==> flow/design.v <==
	module clk_1M(clk0, rst_n, clk_1M, tick);
	input clk0, rst_n;
	output clk_1M;
	output tick;	 
	reg [7:0] cnt;
	reg clk_1M;
	assign tick = (cnt == 8'd19) && !clk_1M;
	always@(posedge clk0 or negedge rst_n)
	begin
		if(!rst_n)	
		begin
			cnt <= 0;
			clk_1M <= 0;
		end
		else
		begin
			if(cnt == 8'd19) 
			begin
				cnt <= 0;
				clk_1M <= ~clk_1M;
			end
			else	cnt <= cnt + 8'h1;
		end
	end
	endmodule
module Encoder(clk, en, clk_rd, chA, chB, rst_n, data);
  input       clk;
  input       en;
  input       rst_n;
  input       chA, chB;
  input       clk_rd;
  output[15:0] data;
  reg[15:0]    data;                                     
  reg[15:0]    databuf;
  reg[1:0]     state;                                     
  reg[1:0]	   state_r1, state_r2;
  wire         outputflag;                                
  reg          clk_rd_r1;
  reg		   	clk_rd_r0;
  wire [1:0]	state_pre, state_last;
  assign outputflag = (clk_rd_r0 & (~clk_rd_r1));
  assign state_pre = state & state_r1;
  assign state_last = state_r1 & state_r2;
  always@(posedge clk or negedge rst_n)
  begin
    if(!rst_n)
    begin
      state <= 0;
      databuf <= 0;
      data <= 0;
      clk_rd_r0 <= 0;
      clk_rd_r1 <= 0;
      state_r1 <= 0;
      state_r2 <= 0;
    end
    else if(en)
      begin
        state[0] <= chA;
        state[1] <= chB;
        clk_rd_r0 <= clk_rd;
        clk_rd_r1 <= clk_rd_r0;
        state_r1 <= state;
        state_r2 <= state_r1;
        if(outputflag)  
        begin
          data <= databuf;
          databuf <= 0;
        end
        else
        begin
			case({state_last, state_pre})
			4'b0010:  databuf <= databuf - 16'd1;
			4'b1011:  databuf <= databuf - 16'd1;
			4'b1101:  databuf <= databuf - 16'd1;
			4'b0100:  databuf <= databuf - 16'd1;
			4'b0001:  databuf <= databuf + 16'd1;
			4'b0111:  databuf <= databuf + 16'd1;
			4'b1110:  databuf <= databuf + 16'd1;
			4'b1000:  databuf <= databuf + 16'd1;
			default:  databuf <= databuf;
			endcase
		end
      end
  end
  endmodule
module IncEncoderGroup(clk_encoder, en, rst_n, RD, chA, chB,
								data_out0, data_out1, data_out2, data_out3, data_out4, data_out5, data_out6);
input clk_encoder, en, rst_n;
input RD;
input [6:0]chA;
input [6:0]chB;
output [15:0]data_out0;
output [15:0]data_out1;
output [15:0]data_out2;
output [15:0]data_out3;
output [15:0]data_out4;
output [15:0]data_out5;
output [15:0]data_out6;
	Encoder	encoder_0(
					.clk(clk_encoder), 
					.en(en), 
					.clk_rd(~RD), 
					.chA(chA[0]), 
					.chB(chB[0]), 
					.rst_n(rst_n), 
					.data(data_out0)
					);
	Encoder	encoder_1(
					.clk(clk_encoder), 
					.en(en), 
					.clk_rd(~RD), 
					.chA(chA[1]), 
					.chB(chB[1]), 
					.rst_n(rst_n), 
					.data(data_out1)
					);
	Encoder	encoder_2(
					.clk(clk_encoder), 
					.en(en), 
					.clk_rd(~RD), 
					.chA(chA[2]), 
					.chB(chB[2]), 
					.rst_n(rst_n), 
					.data(data_out2)
					);
	Encoder	encoder_3(
					.clk(clk_encoder), 
					.en(en), 
					.clk_rd(~RD), 
					.chA(chA[3]), 
					.chB(chB[3]), 
					.rst_n(rst_n), 
					.data(data_out3)
					);
	Encoder	encoder_4(
					.clk(clk_encoder), 
					.en(en), 
					.clk_rd(~RD), 
					.chA(chA[4]), 
					.chB(chB[4]), 
					.rst_n(rst_n), 
					.data(data_out4)
					);
	Encoder	encoder_5(
					.clk(clk_encoder), 
					.en(en), 
					.clk_rd(~RD), 
					.chA(chA[5]), 
					.chB(chB[5]), 
					.rst_n(rst_n), 
					.data(data_out5)
					);
	Encoder	encoder_6(
					.clk(clk_encoder), 
					.en(en), 
					.clk_rd(~RD), 
					.chA(chA[6]), 
					.chB(chB[6]), 
					.rst_n(rst_n), 
					.data(data_out6)
					);
	endmodule
module AbsEncoder(clk, 
						clk_rd, 
						rst_n, data_in, cs0_n, cs1_n, busy0, convst, enc_rst, 
						data_out0, data_out1, data_out2, data_out3, data_out4, data_out5, data_out6, data_out7, 
						data_out8, data_out9, data_outA, data_outB, data_outC, data_outD, data_outE, data_outF 
						);
	input clk, rst_n, busy0;
	input clk_rd;
	input[15:0] 	data_in;
	output 			convst, enc_rst, cs0_n, cs1_n;
	output[15:0]	data_out0;
	output[15:0]	data_out1;
	output[15:0]	data_out2;
	output[15:0]	data_out3;
	output[15:0]	data_out4;
	output[15:0]	data_out5;
	output[15:0]	data_out6;
	output[15:0]	data_out7;
	output[15:0]	data_out8;
	output[15:0]	data_out9;
	output[15:0]	data_outA;
	output[15:0]	data_outB;
	output[15:0]	data_outC;
	output[15:0]	data_outD;
	output[15:0]	data_outE;
	output[15:0]	data_outF;
	reg[15:0]		data_out0;	
	reg[15:0]		data_out1;
	reg[15:0]		data_out2;
	reg[15:0]		data_out3;
	reg[15:0]		data_out4;
	reg[15:0]		data_out5;
	reg[15:0]		data_out6;
	reg[15:0]		data_out7;
	reg[15:0]		data_out8;
	reg[15:0]		data_out9;
	reg[15:0]		data_outA;
	reg[15:0]		data_outB;
	reg[15:0]		data_outC;
	reg[15:0]		data_outD;
	reg[15:0]		data_outE;
	reg[15:0]		data_outF;
	reg				convst, enc_rst, cs0_n, cs1_n;
	reg[2:0]		enc_rst_cnt;
	reg[7:0]		data_cnt;
	reg[3:0]		convst_cnt;
	wire        outputflag;                                
	reg         clk_rd_r1;
	reg		   clk_rd_r0;
	assign outputflag = (clk_rd_r0 & (~clk_rd_r1));
	always@ (posedge clk or negedge rst_n)
	begin
		if(!rst_n)
		begin
			enc_rst <= 1'b1;
			enc_rst_cnt <= 0;
		end
		else
		begin
			if(enc_rst_cnt == 3'b111)
				enc_rst <= 0;
			else
				enc_rst_cnt <= enc_rst_cnt + 3'b001;
		end
	end
	reg busy0_r;
	reg rd_start;
	wire busy0_neg;
	assign busy0_neg = (busy0_r & (~busy0));	 
	always@ (posedge clk or negedge rst_n)
	begin
		if(!rst_n)
		begin
			busy0_r <= 1'b0;
			clk_rd_r0 <= 1'b0;
			clk_rd_r1 <= 1'b0;
		end
		else
		begin
			busy0_r <= busy0;
         clk_rd_r0 <= clk_rd;
         clk_rd_r1 <= clk_rd_r0;
		end
	end
	always@ (posedge clk or negedge rst_n)
	begin
		if(!rst_n)
		begin
			data_cnt <= 0;
		end
		else
		begin
			if(rd_start)
				data_cnt <= data_cnt + 8'h1;
			else
				data_cnt <= 8'd0;
		end
	end
	always@ (posedge clk or negedge rst_n)
	begin
		if(!rst_n)
		begin
			convst_cnt <= 0;
		end
		else
		begin
			if(!convst)
				convst_cnt <= convst_cnt + 4'h1;
			else
				convst_cnt <= 4'd0;
		end
	end	
	always@ (posedge clk or negedge rst_n)
	begin
		if(!rst_n)
		begin
			data_out0 <= 0;
			data_out1 <= 0;
			data_out2 <= 0;
			data_out3 <= 0;
			data_out4 <= 0;
			data_out5 <= 0;
			data_out6 <= 0;
			data_out7 <= 0;
			data_out8 <= 0;
			data_out9 <= 0;
			data_outA <= 0;
			data_outB <= 0;
			data_outC <= 0;
			data_outD <= 0;
			data_outE <= 0;
			data_outF <= 0;
			convst <= 1'b1;			
			cs0_n <= 1'b1;
			cs1_n <= 1'b1;
			rd_start <= 1'b0;
		end
		else
		begin
			if(outputflag && (!enc_rst))
			begin
				convst <= 1'b0;		 
			end
			if(convst_cnt == 4'd4)
				convst <= 1'b1;		 
			if(busy0_neg)				 
			begin
				rd_start <= 1'b1;
			end
			if(rd_start)
			begin
				case(data_cnt)
					8'd0:	
					begin
						cs0_n <= 0;
						cs1_n <= 1;
					end
					8'd1:
					begin
						cs0_n <= 1;
						cs1_n <= 1;
						data_out0 <= data_in;
					end
					8'd2:	
					begin
						cs0_n <= 0;
						cs1_n <= 1;
					end
					8'd3:
					begin
						cs0_n <= 1;
						cs1_n <= 1;
						data_out1 <= data_in;
					end
					8'd4:	
					begin
						cs0_n <= 0;
						cs1_n <= 1;
					end
					8'd5:
					begin
						cs0_n <= 1;
						cs1_n <= 1;
						data_out2 <= data_in;
					end
					8'd6:	
					begin
						cs0_n <= 0;
						cs1_n <= 1;
					end
					8'd7:
					begin
						cs0_n <= 1;
						cs1_n <= 1;
						data_out3 <= data_in;
					end
					8'd8:	
					begin
						cs0_n <= 0;
						cs1_n <= 1;
					end
					8'd9:
					begin
						cs0_n <= 1;
						cs1_n <= 1;
						data_out4 <= data_in;
					end
					8'd10:	
					begin
						cs0_n <= 0;
						cs1_n <= 1;
					end
					8'd11:
					begin
						cs0_n <= 1;
						cs1_n <= 1;
						data_out5 <= data_in;
					end
					8'd12:
					begin
						cs0_n <= 0;
						cs1_n <= 1;
					end
					8'd13:
					begin
						cs0_n <= 1;
						cs1_n <= 1;
						data_out6 <= data_in;
					end
					8'd14:	
					begin
						cs0_n <= 0;
						cs1_n <= 1;
					end
					8'd15:
					begin
						cs0_n <= 1;
						cs1_n <= 1;
						data_out7 <= data_in;
					end
					8'd16:
					begin
						cs0_n <= 1;
						cs1_n <= 0;				
					end
					8'd17:
					begin
						cs0_n <= 1;
						cs1_n <= 1;
						data_out8 <= data_in;
					end
					8'd18:
					begin
						cs0_n <= 1;
						cs1_n <= 0;
					end
					8'd19:
					begin
						cs0_n <= 1;
						cs1_n <= 1;
						data_out9 <= data_in;
					end
					8'd20:	
					begin
						cs0_n <= 1;
						cs1_n <= 0;
					end
					8'd21:
					begin
						cs0_n <= 1;
						cs1_n <= 1;
						data_outA <= data_in;
					end
					8'd22:
					begin
						cs0_n <= 1;
						cs1_n <= 0;
					end
					8'd23:
					begin
						cs0_n <= 1;
						cs1_n <= 1;
						data_outB <= data_in;
					end
					8'd24:
					begin
						cs0_n <= 1;
						cs1_n <= 0;
					end
					8'd25:
					begin
						cs0_n <= 1;
						cs1_n <= 1;
						data_outC <= data_in;
					end
					8'd26:
					begin
						cs0_n <= 1;
						cs1_n <= 0;					
					end
					8'd27:
					begin
						cs0_n <= 1;
						cs1_n <= 1;
						data_outD <= data_in;
					end
					8'd28:
					begin
						cs0_n <= 1;
						cs1_n <= 0;	
					end
					8'd29:
					begin
						cs0_n <= 1;
						cs1_n <= 1;	
						data_outE <= data_in;
					end
					8'd30:
					begin
						cs0_n <= 1;
						cs1_n <= 0;
					end
					8'd31:
					begin
						cs0_n <= 1;
						cs1_n <= 1;	
						data_outF <= data_in;
						rd_start <= 0;
					end
					default:
					begin
						cs0_n <= 1;
						cs1_n <= 1;
					end
				endcase
			end
		end
	end
endmodule
module ParaBus(clk, rst_n, DSP_Add, DSP_Data_in, DSP_Data_out, DSP_Data_oe, WR, RD, CS0, LED,
					IncEncoder1, IncEncoder2, IncEncoder3, IncEncoder4,
					IncEncoder5, IncEncoder6, IncEncoder7, IncEncoderRd,
					AbsEncoder0, AbsEncoder1, AbsEncoder2, AbsEncoder3,
					AbsEncoder4, AbsEncoder5, AbsEncoder6, AbsEncoder7,
					AbsEncoder8, AbsEncoder9, AbsEncoderA, AbsEncoderB,
					AbsEncoderC, AbsEncoderD, AbsEncoderE, AbsEncoderF); 
input clk, rst_n;
input [7:0] DSP_Add;			 
input WR,RD,CS0;				 
input [15:0] IncEncoder1;
input [15:0] IncEncoder2;
input [15:0] IncEncoder3;
input [15:0] IncEncoder4;
input [15:0] IncEncoder5;
input [15:0] IncEncoder6;
input [15:0] IncEncoder7;
input [15:0] AbsEncoder0;
input [15:0] AbsEncoder1;
input [15:0] AbsEncoder2;
input [15:0] AbsEncoder3;
input [15:0] AbsEncoder4;
input [15:0] AbsEncoder5;
input [15:0] AbsEncoder6;
input [15:0] AbsEncoder7;
input [15:0] AbsEncoder8;
input [15:0] AbsEncoder9;
input [15:0] AbsEncoderA;
input [15:0] AbsEncoderB;
input [15:0] AbsEncoderC;
input [15:0] AbsEncoderD;
input [15:0] AbsEncoderE;
input [15:0] AbsEncoderF;
output [3:0] LED;				 
output IncEncoderRd;
input [15:0] DSP_Data_in;
output [15:0] DSP_Data_out;
output DSP_Data_oe;		 
reg [15:0] DSP_Data_reg;
reg [15:0] Control_reg;
reg [3:0] LED_reg; 
reg WR_r, RD_r, oe_reg;
wire wr_rise = WR & ~WR_r;
wire rd_fall = ~RD & RD_r;
always @ (posedge clk or negedge rst_n) 
begin 
	if(!rst_n)
	begin
		Control_reg <= 16'h0000;
		LED_reg <= 4'h0;
	end
	else if(wr_rise && CS0==1'b0)	 
	begin 
		case(DSP_Add)
			6'h00:	
			begin
				Control_reg <= DSP_Data_in;
			end
			6'h01: 		 
			begin 
				LED_reg <= DSP_Data_in[3:0]; 
			end
		endcase 
	end 
end 
always @ (posedge clk or negedge rst_n)
begin 
if(!rst_n)
    DSP_Data_reg <= 16'h0000;
else if(rd_fall && CS0 == 1'b0)	 
    begin
		case(DSP_Add)
			6'h00:
			begin
				DSP_Data_reg <= Control_reg;
			end
        	6'h10:	
			begin 
				DSP_Data_reg <= IncEncoder1;	
			end
        	6'h11:	
			begin 
				DSP_Data_reg <= IncEncoder2;	
			end
        	6'h12:	
			begin 
				DSP_Data_reg <= IncEncoder3;	
			end
        	6'h13:	
			begin 
				DSP_Data_reg <= IncEncoder4;	
			end
        	6'h14:	
			begin 
				DSP_Data_reg <= IncEncoder5;	
			end
        	6'h15:	
			begin 
				DSP_Data_reg <= IncEncoder6;	
			end
        	6'h16:	
			begin 
				DSP_Data_reg <= IncEncoder7;	
			end
        	6'h20:	
			begin 
				DSP_Data_reg <= AbsEncoder0;	
			end
        	6'h21:	
			begin 
				DSP_Data_reg <= AbsEncoder1;	
			end
        	6'h22:	
			begin 
				DSP_Data_reg <= AbsEncoder2;	
			end
        	6'h23:	
			begin 
				DSP_Data_reg <= AbsEncoder3;	
			end
        	6'h24:	
			begin 
				DSP_Data_reg <= AbsEncoder4;	
			end
        	6'h25:	
			begin 
				DSP_Data_reg <= AbsEncoder5;	
			end
        	6'h26:	
			begin 
				DSP_Data_reg <= AbsEncoder6;	
			end			
       	6'h27:	
			begin 
				DSP_Data_reg <= AbsEncoder7;	
			end
        	6'h28:	
			begin 
				DSP_Data_reg <= AbsEncoder8;	
			end
        	6'h29:	
			begin 
				DSP_Data_reg <= AbsEncoder9;	
			end
        	6'h2A:	
			begin 
				DSP_Data_reg <= AbsEncoderA;	
			end
        	6'h2B:	
			begin 
				DSP_Data_reg <= AbsEncoderB;	
			end
        	6'h2C:	
			begin 
				DSP_Data_reg <= AbsEncoderC;	
			end
        	6'h2D:	
			begin 
				DSP_Data_reg <= AbsEncoderD;	
			end
        	6'h2E:	
			begin 
				DSP_Data_reg <= AbsEncoderE;	
			end			
       	6'h2F:	
			begin 
				DSP_Data_reg <= AbsEncoderF;	
			end	
			endcase 
	end 
end
assign IncEncoderRd = Control_reg[0];
assign LED = LED_reg;
always @ (posedge clk or negedge rst_n)
begin
	if(!rst_n)
	begin
		WR_r <= 1'b1;
		RD_r <= 1'b1;
		oe_reg <= 1'b0;
	end
	else
	begin
		WR_r <= WR;
		RD_r <= RD;
		oe_reg <= (CS0 == 1'b0 && RD == 1'b0);
	end
end
assign DSP_Data_out = DSP_Data_reg;
assign DSP_Data_oe = oe_reg;
endmodule 
module sample_dsp(
	input         clk_20M,
	input         rst_n,
	input         WR,
	input         RD,
	input         CS0,
	input  [7:0]  DSP_Add,
	input  [15:0] DSP_Data_in,
	output [15:0] DSP_Data_out,
	output        DSP_Data_oe,
	input  [6:0]  chAn,
	input  [6:0]  chBn,
	input  [15:0] data_in,
	input         busy0,
	output [3:0]  LED,
	output        cs0_n,
	output        cs1_n,
	output        convst,
	output        enc_rst
);
	wire        clk_1M, tick_1M;
	wire        IncEncoderRd;
	wire [15:0] inc0, inc1, inc2, inc3, inc4, inc5, inc6;
	wire [15:0] abs0, abs1, abs2, abs3, abs4, abs5, abs6, abs7;
	wire [15:0] abs8, abs9, absA, absB, absC, absD, absE, absF;
	clk_1M inst45(.clk0(clk_20M), .rst_n(rst_n), .clk_1M(clk_1M), .tick(tick_1M));
	IncEncoderGroup inst(
		.clk_encoder(clk_20M), .en(tick_1M), .rst_n(rst_n), .RD(IncEncoderRd),
		.chA(~chAn), .chB(~chBn),
		.data_out0(inc0), .data_out1(inc1), .data_out2(inc2), .data_out3(inc3),
		.data_out4(inc4), .data_out5(inc5), .data_out6(inc6));
	AbsEncoder inst1(
		.clk(clk_20M), .clk_rd(IncEncoderRd), .rst_n(rst_n),
		.data_in(data_in), .cs0_n(cs0_n), .cs1_n(cs1_n), .busy0(busy0),
		.convst(convst), .enc_rst(enc_rst),
		.data_out0(abs0), .data_out1(abs1), .data_out2(abs2), .data_out3(abs3),
		.data_out4(abs4), .data_out5(abs5), .data_out6(abs6), .data_out7(abs7),
		.data_out8(abs8), .data_out9(abs9), .data_outA(absA), .data_outB(absB),
		.data_outC(absC), .data_outD(absD), .data_outE(absE), .data_outF(absF));
	ParaBus ParaBusInst(
		.clk(clk_20M), .rst_n(rst_n),
		.DSP_Add(DSP_Add), .DSP_Data_in(DSP_Data_in), .DSP_Data_out(DSP_Data_out),
		.DSP_Data_oe(DSP_Data_oe), .WR(WR), .RD(RD), .CS0(CS0), .LED(LED),
		.IncEncoder1(inc0), .IncEncoder2(inc1), .IncEncoder3(inc2), .IncEncoder4(inc3),
		.IncEncoder5(inc4), .IncEncoder6(inc5), .IncEncoder7(inc6), .IncEncoderRd(IncEncoderRd),
		.AbsEncoder0(abs0), .AbsEncoder1(abs1), .AbsEncoder2(abs2), .AbsEncoder3(abs3),
		.AbsEncoder4(abs4), .AbsEncoder5(abs5), .AbsEncoder6(abs6), .AbsEncoder7(abs7),
		.AbsEncoder8(abs8), .AbsEncoder9(abs9), .AbsEncoderA(absA), .AbsEncoderB(absB),
		.AbsEncoderC(absC), .AbsEncoderD(absD), .AbsEncoderE(absE), .AbsEncoderF(absF));
endmodule
Hand-over note for sample_dsp

[Reports on sample_dsp]
Each step is given for the RTL above and for the edited RTL.
Lines under "original" count in the file above, lines under "edited" in the edited file.
"difference": "edited" minus "original" as printed here. "rel. change": 100 x difference / "original".
Operators: Yosys type, input widths -> output width; for muxes data width and select width s.
Cell names lack the library's common part.
The mark n/a stands for no value.
Inputs
  top: sample_dsp
  clock port: clk_20M
  standard-cell library: sky130hd
  library corner: tt_025C_1v80

[The edit]
Unified diff, file above to edited file.
The edited RTL no longer does the same as the RTL above: the edit was made by script, with no optimisation intended.
begin of diff
@@ -73,5 +73,5 @@
 			4'b1011:  databuf <= databuf - 16'd1;
 			4'b1101:  databuf <= databuf - 16'd1;
-			4'b0100:  databuf <= databuf - 16'd1;
+			4'b0100:  databuf <= databuf ^ 16'd1;
 			4'b0001:  databuf <= databuf + 16'd1;
 			4'b0111:  databuf <= databuf + 16'd1;
end of diff

[Word-level counts]
Counts by Yosys on the flattened word-level netlist (proc, flatten, opt, wreduce; memories kept). Register bits leave out memories and registers merged into their read ports (data or address). Print and check cells are left out. Cells with the same type and inputs are merged into one.
Word-level totals
  bits in registers: original 595, edited 595, difference 0, rel. change 0.00%
  memory bits (writable): original 0, edited 0, difference 0
  output and inout port bits: original 25, edited 25, difference 0, rel. change 0.00%
  memory cells: original 0, edited 0, difference 0
  bits in latches: original 0, edited 0, difference 0
  bits of input ports: original 60, edited 60, difference 0, rel. change 0.00%
  clocked read ports x word width: original 0, edited 0, difference 0
  word-level cells: original 326, edited 361, difference +35, rel. change +10.74%
  memory bits (read-only): original 0, edited 0, difference 0
Cells by class
  order comparisons: original 0, edited 0, difference 0
  reduce/logical cells: original 61, edited 75, difference +14, rel. change +22.95%
  eq/ne operators: original 114, edited 121, difference +7, rel. change +6.14%
  shifts and indexed selects: original 0, edited 0, difference 0
  div/mod/pow operators: original 0, edited 0, difference 0
  add/sub/neg operators: original 18, edited 18, difference 0, rel. change 0.00%
  $mul: original 0, edited 0, difference 0
  mux-type cells: original 25, edited 25, difference 0, rel. change 0.00%
  bitwise gates (word level): original 29, edited 36, difference +7, rel. change +24.14%
Operators by type and width
  $reduce_or 4->1: original 14, edited 7, difference -7, rel. change -50.00%
  $not 1->1: original 8, edited 15, difference +7, rel. change +87.50%
  $pmux 16 s2: original 7, edited 0, difference -7, rel. change -100.00%
  $ne 2x2->1 const B: original 0, edited 7, difference +7
  $pmux 16 s3: original 0, edited 7, difference +7
  $reduce_and 3->1: original 0, edited 7, difference +7
  $reduce_bool 4->1: original 0, edited 7, difference +7
  $reduce_or 3->1: original 0, edited 7, difference +7
Unchanged operator kinds not shown: 32.

[Logic depth]
Longest topological path by Yosys (ltp), each cell counted once; first at word level (registers and memories cut), then after technology mapping (sequential cells cut; the memories' decode and read muxes count).
Depth
  word-level depth: original 5, edited 5, difference 0, rel. change 0.00%
  ABC_AREA: original 0, edited 0
  gate-level depth with buffers: original 18, edited 14, difference -4, rel. change -22.22%

[Mapped cells and area]
The flow's flattened synthesis, as Yosys stat reports it; memories are mapped. The netlist is that of the ABC_AREA named above (0 if unset); the other value can give another one.
Cells by type
  clkbuf_1: original 108, edited 74, difference -34, rel. change -31.48%
  o21ai_0: original 139, edited 168, difference +29, rel. change +20.86%
  a21oi_1: original 95, edited 120, difference +25, rel. change +26.32%
  buf_2: original 35, edited 58, difference +23, rel. change +65.71%
  a32o_1: original 6, edited 29, difference +23, rel. change +383.33%
  nor2_1: original 98, edited 118, difference +20, rel. change +20.41%
  o41ai_1: original 18, edited 0, difference -18, rel. change -100.00%
  a22oi_1: original 53, edited 36, difference -17, rel. change -32.08%
  o31ai_1: original 34, edited 20, difference -14, rel. change -41.18%
  nand3_1: original 55, edited 66, difference +11, rel. change +20.00%
  xor2_1: original 48, edited 37, difference -11, rel. change -22.92%
  o22ai_1: original 22, edited 12, difference -10, rel. change -45.45%
  a211oi_1: original 15, edited 25, difference +10, rel. change +66.67%
  nand2b_1: original 12, edited 22, difference +10, rel. change +83.33%
  buf_4: original 2, edited 12, difference +10, rel. change +500.00%
  xnor2_1: original 64, edited 55, difference -9, rel. change -14.06%
  inv_1: original 48, edited 57, difference +9, rel. change +18.75%
  nand4_1: original 15, edited 6, difference -9, rel. change -60.00%
Unchanged cell types not shown: 9.
Not every row of either side is listed.
Synthesis totals
  buffer cells: original 158, edited 151, difference -7, rel. change -4.43%
  cell area after synthesis (um^2): original 30453.0, edited 31350.1, difference +897.1, rel. change +2.95%
  cells in the netlist: original 2726, edited 2840, difference +114, rel. change +4.18%
  area of sequential cells (um^2): original 14896.8, edited 14896.8, difference 0.0, rel. change 0.00%
  flip-flops: original 595, edited 595, difference 0, rel. change 0.00%
By module: a second synthesis without flattening, with its own total; a netlist apart from the flattened one above.
Unflattened totals
  cell total of the unflattened synthesis: original 2890, edited 2806, difference -84, rel. change -2.91%
  area total of the unflattened synthesis (um^2): original 33096.7, edited 33254.4, difference +157.7, rel. change +0.48%
Each row is one instance without its submodules.
Modules, original
  Encoder: area 2341.0 um^2, cells 223, instances 7
  AbsEncoder: area 11008.1 um^2, cells 661, instances 1
  ParaBus: area 5242.5 um^2, cells 619, instances 1
  clk_1M: area 402.9 um^2, cells 34, instances 1
  sample_dsp: area 52.6 um^2, cells 14, instances 1
  IncEncoderGroup: area 3.8 um^2, cells 1, instances 1
Modules, edited
  Encoder: area 2363.5 um^2, cells 211, instances 7
  AbsEncoder: area 11008.1 um^2, cells 661, instances 1
  ParaBus: area 5242.5 um^2, cells 619, instances 1
  clk_1M: area 402.9 um^2, cells 34, instances 1
  sample_dsp: area 52.6 um^2, cells 14, instances 1
  IncEncoderGroup: area 3.8 um^2, cells 1, instances 1

[Path before layout]
Path of least setup slack by OpenSTA after synthesis, without wires, with an ideal clock, recovery checks aside; 20% of the period is set as input and as output delay. Where synthesis merged equal registers, the netlist keeps one of their names.
Timing after synthesis
  kind: original reg-to-reg, edited reg-to-reg
  start: original register inst.encoder_1.state[1], edited register inst.encoder_3.state[1]
  end: original register inst.encoder_1.databuf[15], edited register inst.encoder_3.databuf[13]
  data required time (ns): original 4.882, edited 4.878, difference -0.004, rel. change -0.08%
  setup slack (ns): original 1.189, edited 1.065, difference -0.124
  period (ns): original 5.0, edited 5.0, difference 0.0, rel. change 0.00%
  time at the first pin (ns): original 0.000, edited 0.000, difference 0.000
  stages on the path: original 18, edited 14, difference -4, rel. change -22.22%
  path delay (ns): original 3.811, edited 3.935, difference +0.124, rel. change +3.25%
  arrival (ns): original 3.693, edited 3.813, difference +0.120, rel. change +3.25%
  buffers on the path: original 1, edited 1, difference 0, rel. change 0.00%
  synthesis period reached (ns): original 3.811, edited 3.935, difference +0.124, rel. change +3.25%
"path delay" is the arrival time less input delay plus setup time.
"stages on the path" counts driving pins, that of a launching flip-flop among them; a cell with two outputs on the path counts twice.
"synthesis period reached" = period - worst setup slack (recovery checks aside). The figure is calculated, with input and output delays left at 20% of the set period.
The rows between start and end are the longest chain of elaborated cells between them; the timing report does not say that the signal goes this way. Where chains are equally long, one stands for them.
Each line given opens the expression or statement behind the cell; cells for indexed reads and writes are added by Yosys, which also makes memories of some case tables.
A register here has more assigning lines than the two given.
On the way, after synthesis, original
  cells stage by stage: dfrtp_1 clkbuf_1 nand3_1 o21a_1 o22ai_1 nand2_1 o21ai_0 a21oi_1 ha_1 a21oi_1 o211ai_1 a2111oi_0 o31ai_1 a21o_1 a21boi_1 nand4b_1 a41o_1 a21o_1
  length of the longest elaborated chain: 5
  elaborated cells on any way between the ends: 15
  those cells by class: eq/ne: 8; mux: 2; logic: 1; reduce/logical: 4
RTL lines, path after synthesis, original
  start, declared: RTL line 35  | reg[1:0]     state;
  start, assigned: RTL line 48  | state <= 0;
  start, assigned: RTL line 59  | state[1] <= chB;
  $and 2x2->2: RTL line 42  | assign state_pre = state & state_r1;
  $eq 4x4->1: RTL line 71  | case({state_last, state_pre})
  $reduce_or 4->1
  $pmux 16 s2: RTL line 71
  $mux 16: RTL line 64  | if(outputflag)
  end, assigned: RTL line 72  | 4'b0010: databuf <= databuf - 16'd1;
  end, assigned: RTL line 73  | 4'b1011: databuf <= databuf - 16'd1;
  end, declared: RTL line 34  | reg[15:0]    databuf;
On the way, after synthesis, edited
  cells stage by stage: dfrtp_1 clkbuf_1 nand3_1 o21a_1 o22ai_1 a311oi_1 ha_1 a211o_1 a21oi_1 o211ai_1 a21oi_1 a21oi_1 or3_1 a32o_1
  length of the longest elaborated chain: 5
  elaborated cells on any way between the ends: 16
  those cells by class: eq/ne: 9; mux: 2; logic: 1; reduce/logical: 4
RTL lines, path after synthesis, edited
  start, declared: RTL line 35  | reg[1:0]     state;
  start, assigned: RTL line 48  | state <= 0;
  start, assigned: RTL line 59  | state[1] <= chB;
  $and 2x2->2: RTL line 42  | assign state_pre = state & state_r1;
  $eq 4x4->1: RTL line 71  | case({state_last, state_pre})
  $reduce_or 4->1
  $pmux 16 s3: RTL line 71
  $mux 16: RTL line 64  | if(outputflag)
  end, assigned: RTL line 72  | 4'b0010: databuf <= databuf - 16'd1;
  end, assigned: RTL line 73  | 4'b1011: databuf <= databuf - 16'd1;
  end, declared: RTL line 34  | reg[15:0]    databuf;

[Worst path after layout]
Path of least setup slack in the final report of each run of pair 1 (OpenROAD, finished layout, wires in). Where an end is a register, its clock arrival counts in the times.
Timing after layout
  kind: original reg-to-reg, edited reg-to-reg
  start: original register inst.encoder_3.state[1], edited register inst.encoder_5.state[1]
  end: original register inst.encoder_3.databuf[15], edited register inst.encoder_5.databuf[12]
  arrival (ns): original 4.44, edited 4.43, difference -0.01, rel. change -0.23%
  period (ns): original 4.43, edited 4.43, difference 0.00, rel. change 0.00%
  data required time (ns): original 4.90, edited 4.94, difference +0.04, rel. change +0.82%
  buffers on the path: original 1, edited 0, difference -1, rel. change -100.00%
  time at the first pin (ns): original 0.61, edited 0.62, difference +0.01, rel. change +1.64%
  stages on the path: original 18, edited 13, difference -5, rel. change -27.78%
  setup slack (ns): original 0.45, edited 0.51, difference +0.06
The rows between start and end are the longest chain of elaborated cells between them; the timing report does not say that the signal goes this way. Where chains are equally long, one stands for them.
A register here has more assigning lines than the two given.
On the way, after layout, original
  cells stage by stage: dfrtp_1 nand3_1 o21a_1 o22ai_1 a21oi_1 o21ai_0 buf_4 inv_1 ha_1 a211oi_1 o21ai_0 a31oi_1 o2111ai_1 a311oi_2 xor2_1 a21oi_1 o21ai_0 o31ai_1
  length of the longest elaborated chain: 5
  elaborated cells on any way between the ends: 15
  those cells by class: eq/ne: 8; mux: 2; logic: 1; reduce/logical: 4
RTL lines, path after layout, original
  start, declared: RTL line 35  | reg[1:0]     state;
  start, assigned: RTL line 48  | state <= 0;
  start, assigned: RTL line 59  | state[1] <= chB;
  $and 2x2->2: RTL line 42  | assign state_pre = state & state_r1;
  $eq 4x4->1: RTL line 71  | case({state_last, state_pre})
  $reduce_or 4->1
  $pmux 16 s2: RTL line 71
  $mux 16: RTL line 64  | if(outputflag)
  end, assigned: RTL line 72  | 4'b0010: databuf <= databuf - 16'd1;
  end, assigned: RTL line 73  | 4'b1011: databuf <= databuf - 16'd1;
  end, declared: RTL line 34  | reg[15:0]    databuf;
On the way, after layout, edited
  cells stage by stage: dfrtp_1 and3_1 o2111a_1 or3_1 inv_1 ha_1 nor2b_1 o21ai_0 a21oi_1 o2111ai_1 a21oi_1 or3_1 a32o_1
  length of the longest elaborated chain: 5
  elaborated cells on any way between the ends: 16
  those cells by class: eq/ne: 9; mux: 2; logic: 1; reduce/logical: 4
RTL lines, path after layout, edited
  start, declared: RTL line 35  | reg[1:0]     state;
  start, assigned: RTL line 48  | state <= 0;
  start, assigned: RTL line 59  | state[1] <= chB;
  $and 2x2->2: RTL line 42  | assign state_pre = state & state_r1;
  $eq 4x4->1: RTL line 71  | case({state_last, state_pre})
  $reduce_or 4->1
  $pmux 16 s3: RTL line 71
  $mux 16: RTL line 64  | if(outputflag)
  end, assigned: RTL line 72  | 4'b0010: databuf <= databuf - 16'd1;
  end, assigned: RTL line 73  | 4'b1011: databuf <= databuf - 16'd1;
  end, declared: RTL line 34  | reg[15:0]    databuf;

[Measured runs]
Both versions went through the flow (Yosys, OpenROAD) with the same settings in each pair. Constraints: input delay and output delay 20% of the set period each, output load 0.01 pF.
Flow settings, pair 1
  CORE_UTILIZATION: 40
  period_ns: 4.43
  CAP_MARGIN: 20
  CORE_MARGIN: 2
  SLEW_MARGIN: 20
Measured results, pair 1
  die footprint (um^2): original 78355.2, edited 80630.4, difference +2275.2, rel. change +2.90%
  total power after layout (µW): original 15591, edited 16430, difference +839, rel. change +5.38%
  post-synthesis cell area (um^2): original 30453.0, edited 31350.1, difference +897.1, rel. change +2.95%
  setup slack of the critical path (ns): original 0.454, edited 0.506, difference +0.052
  clock period reached (ns): original 3.976, edited 3.924, difference -0.052, rel. change -1.31%
  utilization (%): original 45.8, edited 46.4, difference +0.6
Flow settings, pair 2
  CELL_PAD_IN_SITES_DETAIL_PLACEMENT: 2
  CORE_MARGIN: 2
  CORE_UTILIZATION: 21
  GPL_ROUTABILITY_DRIVEN: 0
  GPL_TIMING_DRIVEN: 0
  SETUP_SLACK_MARGIN: 0.12
  period_ns: 5.87
  CAP_MARGIN: 20
  SLEW_MARGIN: 20
Measured results, pair 2
  die footprint (um^2): original 148075.0, edited 152393.0, difference +4318.0, rel. change +2.92%
  total power after layout (µW): original 12697, edited 13189, difference +492, rel. change +3.87%
  post-synthesis cell area (um^2): original 30453.0, edited 31350.1, difference +897.1, rel. change +2.95%
  setup slack of the critical path (ns): original 0.515, edited 0.754, difference +0.239
  clock period reached (ns): original 5.355, edited 5.116, difference -0.239, rel. change -4.46%
  utilization (%): original 25.2, edited 25.2, difference 0.0
"clock period reached" = clock period - worst setup slack. The figure is calculated, with input and output delays left at 20% of the set period.
"total power after layout" is the tool's figure for a default switching activity; nothing was simulated.

End of note.
